==> flow/design.v <==
module float_adder(
    input   clk,
    input   rst,
    input   [31:0]  x,
    input   [31:0]  y,
    output  reg [31:0]  z,
    output  reg [1:0]   overflow  
);
    reg [24:0] m_x, m_y, m_z;
    reg [27:0] m_x_ext, m_y_ext, m_z_ext;
    reg [7:0] e_x, e_y, e_z;
    reg [2:0] s_x, s_y, s_z;
    reg [2:0] state_now;
    parameter S_start = 3'b000;
    parameter S_align = 3'b001;
    parameter S_add = 3'b010;
    parameter S_normal = 3'b011;
    parameter S_overflow = 3'b100;
    parameter S_zerocheck = 3'b101;
    parameter S_IDLE = 3'b110;
    wire [5:0] shift_bit;
    FHB32 fhb32_x(
        .x({4'b0, m_z_ext}),
        .high_bit(shift_bit)
    );
    always @(posedge clk or negedge rst) begin
        if (!rst) begin
            state_now <= S_start;
        end
        else begin
            case(state_now)
                S_start: begin
                    if ((x[30:23] == 8'd255 && x[22:0] != 0) || (y[30:23] == 8'd255 && y[22:0] != 0))
                        state_now <= S_overflow;
                    else if ((x[30:23] == 8'd255 && x[22:0] == 0) || (y[30:23] == 8'd255 && y[22:0] == 0))
                        state_now <= S_overflow;
                    else
                        state_now <= S_zerocheck;
                end
                S_zerocheck: begin
                    if ((m_x[22:0] == 0 && e_x == 8'b0) || (m_y[22:0] == 0 && e_y == 8'b0))
                        state_now <= S_overflow;
                    else
                        state_now <= S_align;
                end
                S_align: state_now <= S_add;
                S_add: begin
                    if (s_x != s_y && m_x_ext == m_y_ext)
                        state_now <= S_overflow;
                    else
                        state_now <= S_normal;
                end
                S_normal: state_now <= S_overflow;
                default: state_now <= S_IDLE;
            endcase
        end
    end
    always @(posedge clk) begin
        case(state_now)
            S_start: begin
                e_x <= x[30:23];
                e_y <= y[30:23];
                m_x <= {2'b01, x[22:0]};  
                m_y <= {2'b01, y[22:0]};
                s_x <= {2'b0, x[31]};
                s_y <= {2'b0, y[31]};
                if ((x[30:23] == 8'd255 && x[22:0] != 0) || (y[30:23] == 8'd255 && y[22:0] != 0)) begin
                    overflow <= 2'b11;
                    s_z <= 3'd1;
                    e_z <= 8'd255;
                    m_z <= 25'h7fffff;
                end
                else if ((x[30:23] == 8'd255 && x[22:0] == 0) || (y[30:23] == 8'd255 && y[22:0] == 0)) begin
                    overflow <= 2'b11;
                    s_z <= {2'b0, x[31]};
                    e_z <= 8'd255;
                    if ((x[30:23] == 8'd255 && x[22:0] == 0) && (y[30:23] == 8'd255 && y[22:0] == 0) && x[31] != y[31]) begin
                        m_z <= 25'h7fffff;
                    end else begin
                        m_z <= 25'b0;
                    end
                end
                else begin
                    overflow <= 2'b00;
                end
            end
            S_zerocheck: begin
                if (m_x[22:0] == 0 && e_x == 8'b0) begin
                    s_z <= s_y;
                    e_z <= e_y;
                    m_z <= m_y;
                end
                else if (m_y[22:0] == 0 && e_y == 8'b0) begin
                    s_z <= s_x;
                    e_z <= e_x;
                    m_z <= m_x;
                end
            end
            S_align: begin
                if (e_x == e_y) begin
                    e_z <= e_x;
                    m_x_ext <= {m_x[23:0], 3'b0};
                    m_y_ext <= {m_y[23:0], 3'b0};
                end else if (e_x < e_y) begin
                    e_z <= e_y;
                    m_x_ext <= {m_x >> (e_y - e_x), 3'b0};
                    m_y_ext <= {m_y[23:0], 3'b0};
                end else begin
                    e_z <= e_x;
                    m_x_ext <= {m_x[23:0], 3'b0};
                    m_y_ext <= {m_y >> (e_x - e_y), 3'b0};
                end
            end
            S_add: begin
                if (s_x == s_y) begin
                    m_z_ext <= m_x_ext + m_y_ext;
                    s_z <= s_x;
                end else begin
                    if (m_x_ext < m_y_ext) begin
                        m_z_ext <= m_y_ext - m_x_ext;
                        s_z <= s_y;
                    end else if (m_x_ext > m_y_ext) begin
                        m_z_ext <= m_x_ext - m_y_ext;
                        s_z <= s_x;
                    end else begin
                        m_z <= 25'd0;
                        e_z <= 8'd0;
                        s_z <= 3'd0;
                    end
                end
            end
            S_normal: begin
                if (m_z_ext[27] == 1'b1) begin
                    if (e_z == 8'd254) begin
                        s_z <= s_x;
                        e_z <= 8'd255;
                        m_z <= 0;
                        overflow <= 2'b01;
                    end else begin
                        m_z <= {1'b0, m_z_ext[26:4]};
                        e_z <= e_z + 8'b1;
                    end
                end else begin
                    if (m_z_ext[26] == 1'b0 && e_z >= 1) begin
                        m_z <= (m_z_ext << (6'd26 - shift_bit)) >> 3;
                        e_z <= e_z + shift_bit - 6'd26;
                    end
                    else begin
                        m_z <= m_z_ext[27:3];
                    end
                end
            end
            S_overflow: begin
                z <= {s_z[0], e_z[7:0], m_z[22:0]};
            end
            default: ;
        endcase
    end
endmodule
module FHB32(
    input [31:0] x,
    output reg [5:0] high_bit
);
    integer i;
    always @(*) begin
        high_bit = 0;
        for (i = 0; i < 32; i = i + 1)
            if (x[i] == 1'b1) high_bit = i[5:0];
    end
endmodule
== Reports on float_adder ==
Module float_adder before and after one edit of its RTL, step after step.
Lines under "original" count in the file above, lines under "edited" in the edited file.
"difference" is "edited" less "original", of the values as shown.
Operators: Yosys type, input widths -> output width; for muxes data width and select width s.
Library cell names are shortened.
Not given: -

* Design top: float_adder
* Clock port: clk
* Standard-cell library: sky130hd
* Corner: tt_025C_1v80

== Edit of the RTL ==
Unified diff, file above to edited file.
This change comes from a script, not from a designer. The edited design behaves differently; no optimisation was intended.

<pre>
@@ -120,5 +120,5 @@
                         m_z_ext <= m_y_ext - m_x_ext;
                         s_z <= s_y;
-                    end else if (m_x_ext > m_y_ext) begin
+                    end else if (m_x_ext == m_y_ext) begin
                         m_z_ext <= m_x_ext - m_y_ext;
                         s_z <= s_x;
</pre>

== After elaboration ==
Counts by Yosys on the flattened word-level netlist (proc, flatten, opt, wreduce; memories kept). Register bits leave out memories and registers merged into their read ports (data or address). Print and check cells are left out. Cells with the same type and inputs are merged into one.

{| class="wikitable"
|+ Operators by class
! item !! original !! edited !! difference
|-
| $lt $le $gt $ge || 4 || 3 || -1
|-
| $add $sub $neg || 9 || 9 || 0
|-
| muxes and demuxes || 79 || 79 || 0
|-
| equality and inequality tests || 21 || 21 || 0
|-
| shift operators || 3 || 3 || 0
|-
| reduce/logical cells || 33 || 33 || 0
|-
| bitwise operators || 2 || 2 || 0
|}

{| class="wikitable"
|+ Operators by type and width
! cell !! original !! edited !! difference
|-
| $gt 28x28->1 || 1 || 0 || -1
|-
| $mux 6 || 26 || 26 || 0
|-
| $mux 1 || 12 || 12 || 0
|-
| $mux 8 || 12 || 12 || 0
|-
| $mux 23 || 11 || 11 || 0
|-
| $logic_and 1x1->1 || 10 || 10 || 0
|-
| $ne 2x2->1 const B || 5 || 5 || 0
|-
| $logic_not 23->1 || 4 || 4 || 0
|-
| $mux 2 || 4 || 4 || 0
|-
| $mux 26 || 4 || 4 || 0
|-
| $eq 8x8->1 const B || 3 || 3 || 0
|-
| $logic_or 1x1->1 || 3 || 3 || 0
|-
| $mux 28 || 3 || 3 || 0
|-
| $ne 3x3->1 const B || 3 || 3 || 0
|-
| $eq 3x2->1 const B || 2 || 2 || 0
|-
| $eq 3x3->1 const B || 2 || 2 || 0
|-
| $logic_not 8->1 || 2 || 2 || 0
|-
| $mux 3 || 2 || 2 || 0
|-
| $ne 1x1->1 || 2 || 2 || 0
|-
| $not 1->1 || 2 || 2 || 0
|-
| $reduce_bool 23->1 || 2 || 2 || 0
|-
| $reduce_or 2->1 || 2 || 2 || 0
|-
| $shr 24x8->25 || 2 || 2 || 0
|-
| $sub 28x28->28 || 2 || 2 || 0
|-
| $sub 8x8->8 || 2 || 2 || 0
|-
| $add 28x28->28 || 1 || 1 || 0
|-
| $add 8x1->8 const B || 1 || 1 || 0
|-
| $add 8x6->8 || 1 || 1 || 0
|}

Not every row of either side is listed.

{| class="wikitable"
|+ Word-level totals
! item !! original !! edited !! difference
|-
| bits in registers || 217 || 217 || 0
|-
| output and inout bits || 34 || 34 || 0
|-
| input bits || 66 || 66 || 0
|-
| word-level cells || 172 || 171 || -1
|}

== Longest topological paths ==
Depth = most cells in a row (Yosys ltp): at word level without a register or memory, in the mapped netlist without a sequential cell, where the memories' decode and read muxes count.

{| class="wikitable"
|+ Logic depth
! item !! original !! edited !! difference
|-
| word-level depth || 32 || 32 || 0
|-
| ABC_AREA || 0 || 0 || -
|-
| depth in mapped cells || 20 || 19 || -1
|-
| depth with buffers taken out || 19 || 17 || -2
|}

== Netlist ==
Yosys stat after the flow's synthesis: flattened, memories mapped to cells. It holds for the ABC_AREA given above (unset counts as 0); a run with the other value may have another netlist.

{| class="wikitable"
|+ Cell types
! type !! original !! edited !! difference
|-
| nor2_1 || 179 || 147 || -32
|-
| mux2i_1 || 49 || 73 || +24
|-
| nand2_1 || 167 || 188 || +21
|-
| o21ai_0 || 113 || 133 || +20
|-
| mux2_2 || 36 || 16 || -20
|-
| nor3_1 || 48 || 29 || -19
|-
| a21o_1 || 36 || 47 || +11
|-
| o21bai_1 || 12 || 23 || +11
|-
| a21oi_1 || 173 || 183 || +10
|-
| nand2b_1 || 22 || 12 || -10
|-
| a22oi_1 || 4 || 14 || +10
|-
| nand3_1 || 30 || 38 || +8
|-
| or3_1 || 16 || 8 || -8
|-
| nor2b_1 || 22 || 15 || -7
|-
| nand4_1 || 19 || 26 || +7
|-
| a221o_1 || 12 || 5 || -7
|-
| a211oi_1 || 27 || 21 || -6
|-
| o31ai_1 || 19 || 13 || -6
|}

Not every row of either side is listed.

{| class="wikitable"
|+ Mapped netlist
! item !! original !! edited !! difference
|-
| mapped flip-flops || 209 || 209 || 0
|-
| buffers || 125 || 128 || +3
|-
| synthesis area (mm2) || 0.0172678 || 0.0170489 || -0.0002189
|-
| mapped cells || 1904 || 1891 || -13
|-
| sequential area (mm2) || 0.0062472 || 0.0062472 || 0.0000000
|}

The figures by module come from a second, unflattened synthesis with its own total; it is not the netlist above.

{| class="wikitable"
|+ Second synthesis, totals
! item !! original !! edited !! difference
|-
| cell total of the unflattened synthesis || 1831 || 1836 || +5
|-
| area total of the unflattened synthesis (mm2) || 0.0167836 || 0.0168011 || +0.0000175
|}

Rows give one instance, submodules left out.

{| class="wikitable"
|+ Modules, original
! module !! times used !! area (mm2) !! cells !! seq. area (mm2)
|-
| float_adder || 1 || 0.0164195 || 1769 || 0.0062472
|-
| FHB32 || 1 || 0.0003641 || 62 || 0
|}

{| class="wikitable"
|+ Modules, edited
! module !! times used !! area (mm2) !! cells !! seq. area (mm2)
|-
| float_adder || 1 || 0.016437 || 1774 || 0.0062472
|-
| FHB32 || 1 || 0.0003641 || 62 || 0
|}

== Timing after synthesis ==
Path of least setup slack by OpenSTA after synthesis, without wires, with an ideal clock, recovery checks aside; 20% of the period is set as input and as output delay. Where synthesis merged equal registers, the netlist keeps one of their names.

{| class="wikitable"
|+ Timing path post-synthesis
! item !! original !! edited !! difference
|-
| path type || register to register || register to register || -
|-
| start point || register m_y_ext[11] || register m_y_ext[11] || -
|-
| end point || register e_z[0] || register e_z[0] || -
|-
| launch time at the first pin (ns) || 0.000 || 0.000 || 0.000
|-
| stages || 12 || 11 || -1
|-
| path slack (ns) || -0.005 || 0.372 || +0.377
|-
| arrival time (ns) || 4.586 || 4.208 || -0.378
|-
| clock period (ns) || 5.0 || 5.0 || 0.0
|-
| delay of the path (ns) || 5.005 || 4.627 || -0.378
|-
| period reached after synthesis (ns) || 5.005 || 4.628 || -0.377
|}

"delay of the path" is the arrival time less input delay plus setup time.
"stages": output pins that drive a net of the path, with the launching flip-flop's if there is one; two outputs of one cell count as two.
"period reached after synthesis" = period - worst setup slack (recovery checks aside). The figure is calculated, with input and output delays left at 20% of the set period.
The rows between start and end are the longest chain of elaborated cells between them; the timing report does not say that the signal goes this way. Where chains are equally long, one stands for them.
Each line given opens the expression or statement behind the cell; cells for indexed reads and writes are added by Yosys, which also makes memories of some case tables.
At most two assigning lines are given for a register; there are more.
original: The path ends at the enable pin of a flip-flop; only ways to that pin are counted.

On the way, post-synthesis, original:
* Path through: edfxtp_1 ha_1 clkbuf_1 a211oi_1 nor2b_1 o31ai_1 o211ai_1 a31o_2 nand2_1 buf_2 a31oi_1 a2111oi_0
* Cells in the longest elaborated chain: 3
* Elaborated cells between the ends (all ways): 5
* Source lines of those cells: 2
* Those cells by class: compare (2); eq/ne (2); reduce/logical (1)

{| class="wikitable"
|+ RTL lines, path post-synthesis, original
! item !! line !! RTL
|-
| start: declaration || 10 || <nowiki>reg [27:0] m_x_ext, m_y_ext, m_z_ext;</nowiki>
|-
| start: assignment || 103 || <nowiki>m_y_ext <= {m_y[23:0], 3'b0};</nowiki>
|-
| start: assignment || 107 || <nowiki>m_y_ext <= {m_y[23:0], 3'b0};</nowiki>
|-
| $gt 28x28->1 || 122 || <nowiki>end else if (m_x_ext > m_y_ext) begin</nowiki>
|-
| $ne 2x2->1 || - ||
|-
| $reduce_and 7->1 || - ||
|-
| end: assignment || 105 || <nowiki>e_z <= e_y;</nowiki>
|-
| end: assignment || 109 || <nowiki>e_z <= e_x;</nowiki>
|-
| end: declaration || 11 || <nowiki>reg [7:0] e_x, e_y, e_z;</nowiki>
|}

edited: The path ends at the enable pin of a flip-flop; only ways to that pin are counted.

On the way, post-synthesis, edited:
* Path through: edfxtp_1 ha_1 clkbuf_1 nand4_1 nor2_1 nand4_1 a31o_2 a31o_2 clkbuf_1 o21a_1 a2111oi_0
* Cells in the longest elaborated chain: 3
* Elaborated cells between the ends (all ways): 5
* Those cells by class: compare (1); eq/ne (3); reduce/logical (1)

{| class="wikitable"
|+ RTL lines, path post-synthesis, edited
! item !! line !! RTL
|-
| start: declaration || 10 || <nowiki>reg [27:0] m_x_ext, m_y_ext, m_z_ext;</nowiki>
|-
| start: assignment || 103 || <nowiki>m_y_ext <= {m_y[23:0], 3'b0};</nowiki>
|-
| start: assignment || 107 || <nowiki>m_y_ext <= {m_y[23:0], 3'b0};</nowiki>
|-
| $lt 28x28->1 || 119 || <nowiki>if (m_x_ext < m_y_ext) begin</nowiki>
|-
| $ne 2x2->1 || - ||
|-
| $reduce_and 7->1 || - ||
|-
| end: assignment || 105 || <nowiki>e_z <= e_y;</nowiki>
|-
| end: assignment || 109 || <nowiki>e_z <= e_x;</nowiki>
|-
| end: declaration || 11 || <nowiki>reg [7:0] e_x, e_y, e_z;</nowiki>
|}

== Worst path after layout ==
Path of least setup slack in the final report of each run of pair 1 (OpenROAD, finished layout, wires in). Where an end is a register, its clock arrival counts in the times.

{| class="wikitable"
|+ Timing path post-layout
! item !! original !! edited !! difference
|-
| path type || register to register || register to register || -
|-
| start point || register m_z_ext[3] || register m_z_ext[20] || -
|-
| end point || register m_z[14] || register m_z[10] || -
|-
| arrival time (ns) || 4.45 || 4.51 || +0.06
|-
| clock period (ns) || 5.0 || 5.0 || 0.0
|-
| stages || 13 || 14 || +1
|-
| launch time at the first pin (ns) || 0.54 || 0.54 || 0.00
|-
| path slack (ns) || 0.85 || 0.83 || -0.02
|}

The rows between start and end are the longest chain of elaborated cells between them; the timing report does not say that the signal goes this way. Where chains are equally long, one stands for them.
At most two assigning lines are given for a register; there are more.

On the way, post-layout, original:
* Path through: edfxtp_1 nor3b_1 o31a_1 o31ai_1 o311ai_0 a31o_2 ha_1 inv_1 buf_4 mux4_2 mux2_2 a211oi_1 o31ai_2
* Cells in the longest elaborated chain: 30
* Elaborated cells between the ends (all ways): 30
* Source lines of those cells: 5
* Those cells by class: add/sub (1); shift (1); mux (28)

{| class="wikitable"
|+ RTL lines, path post-layout, original
! item !! line !! RTL
|-
| start: declaration || 10 || <nowiki>reg [27:0] m_x_ext, m_y_ext, m_z_ext;</nowiki>
|-
| start: assignment || 116 || <nowiki>m_z_ext <= m_x_ext + m_y_ext;</nowiki>
|-
| start: assignment || 120 || <nowiki>m_z_ext <= m_y_ext - m_x_ext;</nowiki>
|-
| $mux 6 x25 || 168 || <nowiki>if (x[i] == 1'b1) high_bit = i[5:0];</nowiki>
|-
| $sub 5x6->6 || 145 || <nowiki>m_z <= (m_z_ext << (6'd26 - shift_bit)) >> 3;</nowiki>
|-
| $shl 28x6->26 || 145 ||
|-
| $mux 23 || 144 || <nowiki>if (m_z_ext[26] == 1'b0 && e_z >= 1) begin</nowiki>
|-
| $mux 23 || 133 || <nowiki>if (m_z_ext[27] == 1'b1) begin</nowiki>
|-
| $pmux 23 s4 || 59 || <nowiki>case(state_now)</nowiki>
|-
| end: assignment || 91 || <nowiki>m_z <= m_y;</nowiki>
|-
| end: assignment || 96 || <nowiki>m_z <= m_x;</nowiki>
|}

On the way, post-layout, edited:
* Path through: edfxtp_1 or4_4 a221oi_2 o41a_2 o31ai_4 inv_1 ha_1 inv_1 a21boi_2 xor2_2 nand2_1 nor2_1 a211oi_1 o31ai_1
* Cells in the longest elaborated chain: 13
* Elaborated cells between the ends (all ways): 13
* Source lines of those cells: 5
* Those cells by class: add/sub (1); shift (1); mux (11)

{| class="wikitable"
|+ RTL lines, path post-layout, edited
! item !! line !! RTL
|-
| start: declaration || 10 || <nowiki>reg [27:0] m_x_ext, m_y_ext, m_z_ext;</nowiki>
|-
| start: assignment || 116 || <nowiki>m_z_ext <= m_x_ext + m_y_ext;</nowiki>
|-
| start: assignment || 120 || <nowiki>m_z_ext <= m_y_ext - m_x_ext;</nowiki>
|-
| $mux 6 x8 || 168 || <nowiki>if (x[i] == 1'b1) high_bit = i[5:0];</nowiki>
|-
| $sub 5x6->6 || 145 || <nowiki>m_z <= (m_z_ext << (6'd26 - shift_bit)) >> 3;</nowiki>
|-
| $shl 28x6->26 || 145 ||
|-
| $mux 23 || 144 || <nowiki>if (m_z_ext[26] == 1'b0 && e_z >= 1) begin</nowiki>
|-
| $mux 23 || 133 || <nowiki>if (m_z_ext[27] == 1'b1) begin</nowiki>
|-
| $pmux 23 s4 || 59 || <nowiki>case(state_now)</nowiki>
|-
| end: assignment || 91 || <nowiki>m_z <= m_y;</nowiki>
|-
| end: assignment || 96 || <nowiki>m_z <= m_x;</nowiki>
|}

== Flow runs ==
Both versions went through the flow (Yosys, OpenROAD) with the same settings in each pair. Constraints: input delay and output delay 20% of the set period each, output load 0.01 pF.

Flow settings, pair 1:
* CORE_UTILIZATION: 40
* period_ns: 5.0
* CAP_MARGIN: 20
* CORE_MARGIN: 2
* SLEW_MARGIN: 20

{| class="wikitable"
|+ Final reports, pair 1
! item !! original !! edited !! difference
|-
| full die area (mm2) || 0.0448465 || 0.0442892 || -0.0005573
|-
| sum of negative setup slack (ns) || 0.000 || 0.000 || 0.000
|-
| achieved clock period (ns) || 4.151 || 4.165 || +0.014
|-
| smallest setup slack (ns) || 0.849 || 0.835 || -0.014
|-
| post-synthesis cell area (mm2) || 0.0172678 || 0.0170489 || -0.0002189
|-
| standard-cell area after layout (mm2) || 0.0197277 || 0.019301 || -0.0004267
|-
| final worst hold slack (ns) || 0.406 || 0.418 || +0.012
|}

Flow settings, pair 2:
* CELL_PAD_IN_SITES_DETAIL_PLACEMENT: 2
* CORE_ASPECT_RATIO: 1.22
* CORE_UTILIZATION: 24
* SETUP_SLACK_MARGIN: 0.58
* SLEW_MARGIN: 30
* TNS_END_PERCENT: 75
* period_ns: 5.57
* CAP_MARGIN: 20
* CORE_MARGIN: 2

{| class="wikitable"
|+ Final reports, pair 2
! item !! original !! edited !! difference
|-
| full die area (mm2) || 0.0741214 || 0.0731951 || -0.0009263
|-
| sum of negative setup slack (ns) || 0.000 || 0.000 || 0.000
|-
| achieved clock period (ns) || 4.759 || 4.560 || -0.199
|-
| smallest setup slack (ns) || 0.811 || 1.010 || +0.199
|-
| post-synthesis cell area (mm2) || 0.0172678 || 0.0170489 || -0.0002189
|-
| standard-cell area after layout (mm2) || 0.0201844 || 0.0198403 || -0.0003441
|-
| final worst hold slack (ns) || 0.419 || 0.421 || +0.002
|}

By "achieved clock period" is meant the clock period of the run minus its worst setup slack. This is arithmetic on one report: input and output delays are still those of the set period (20% each).
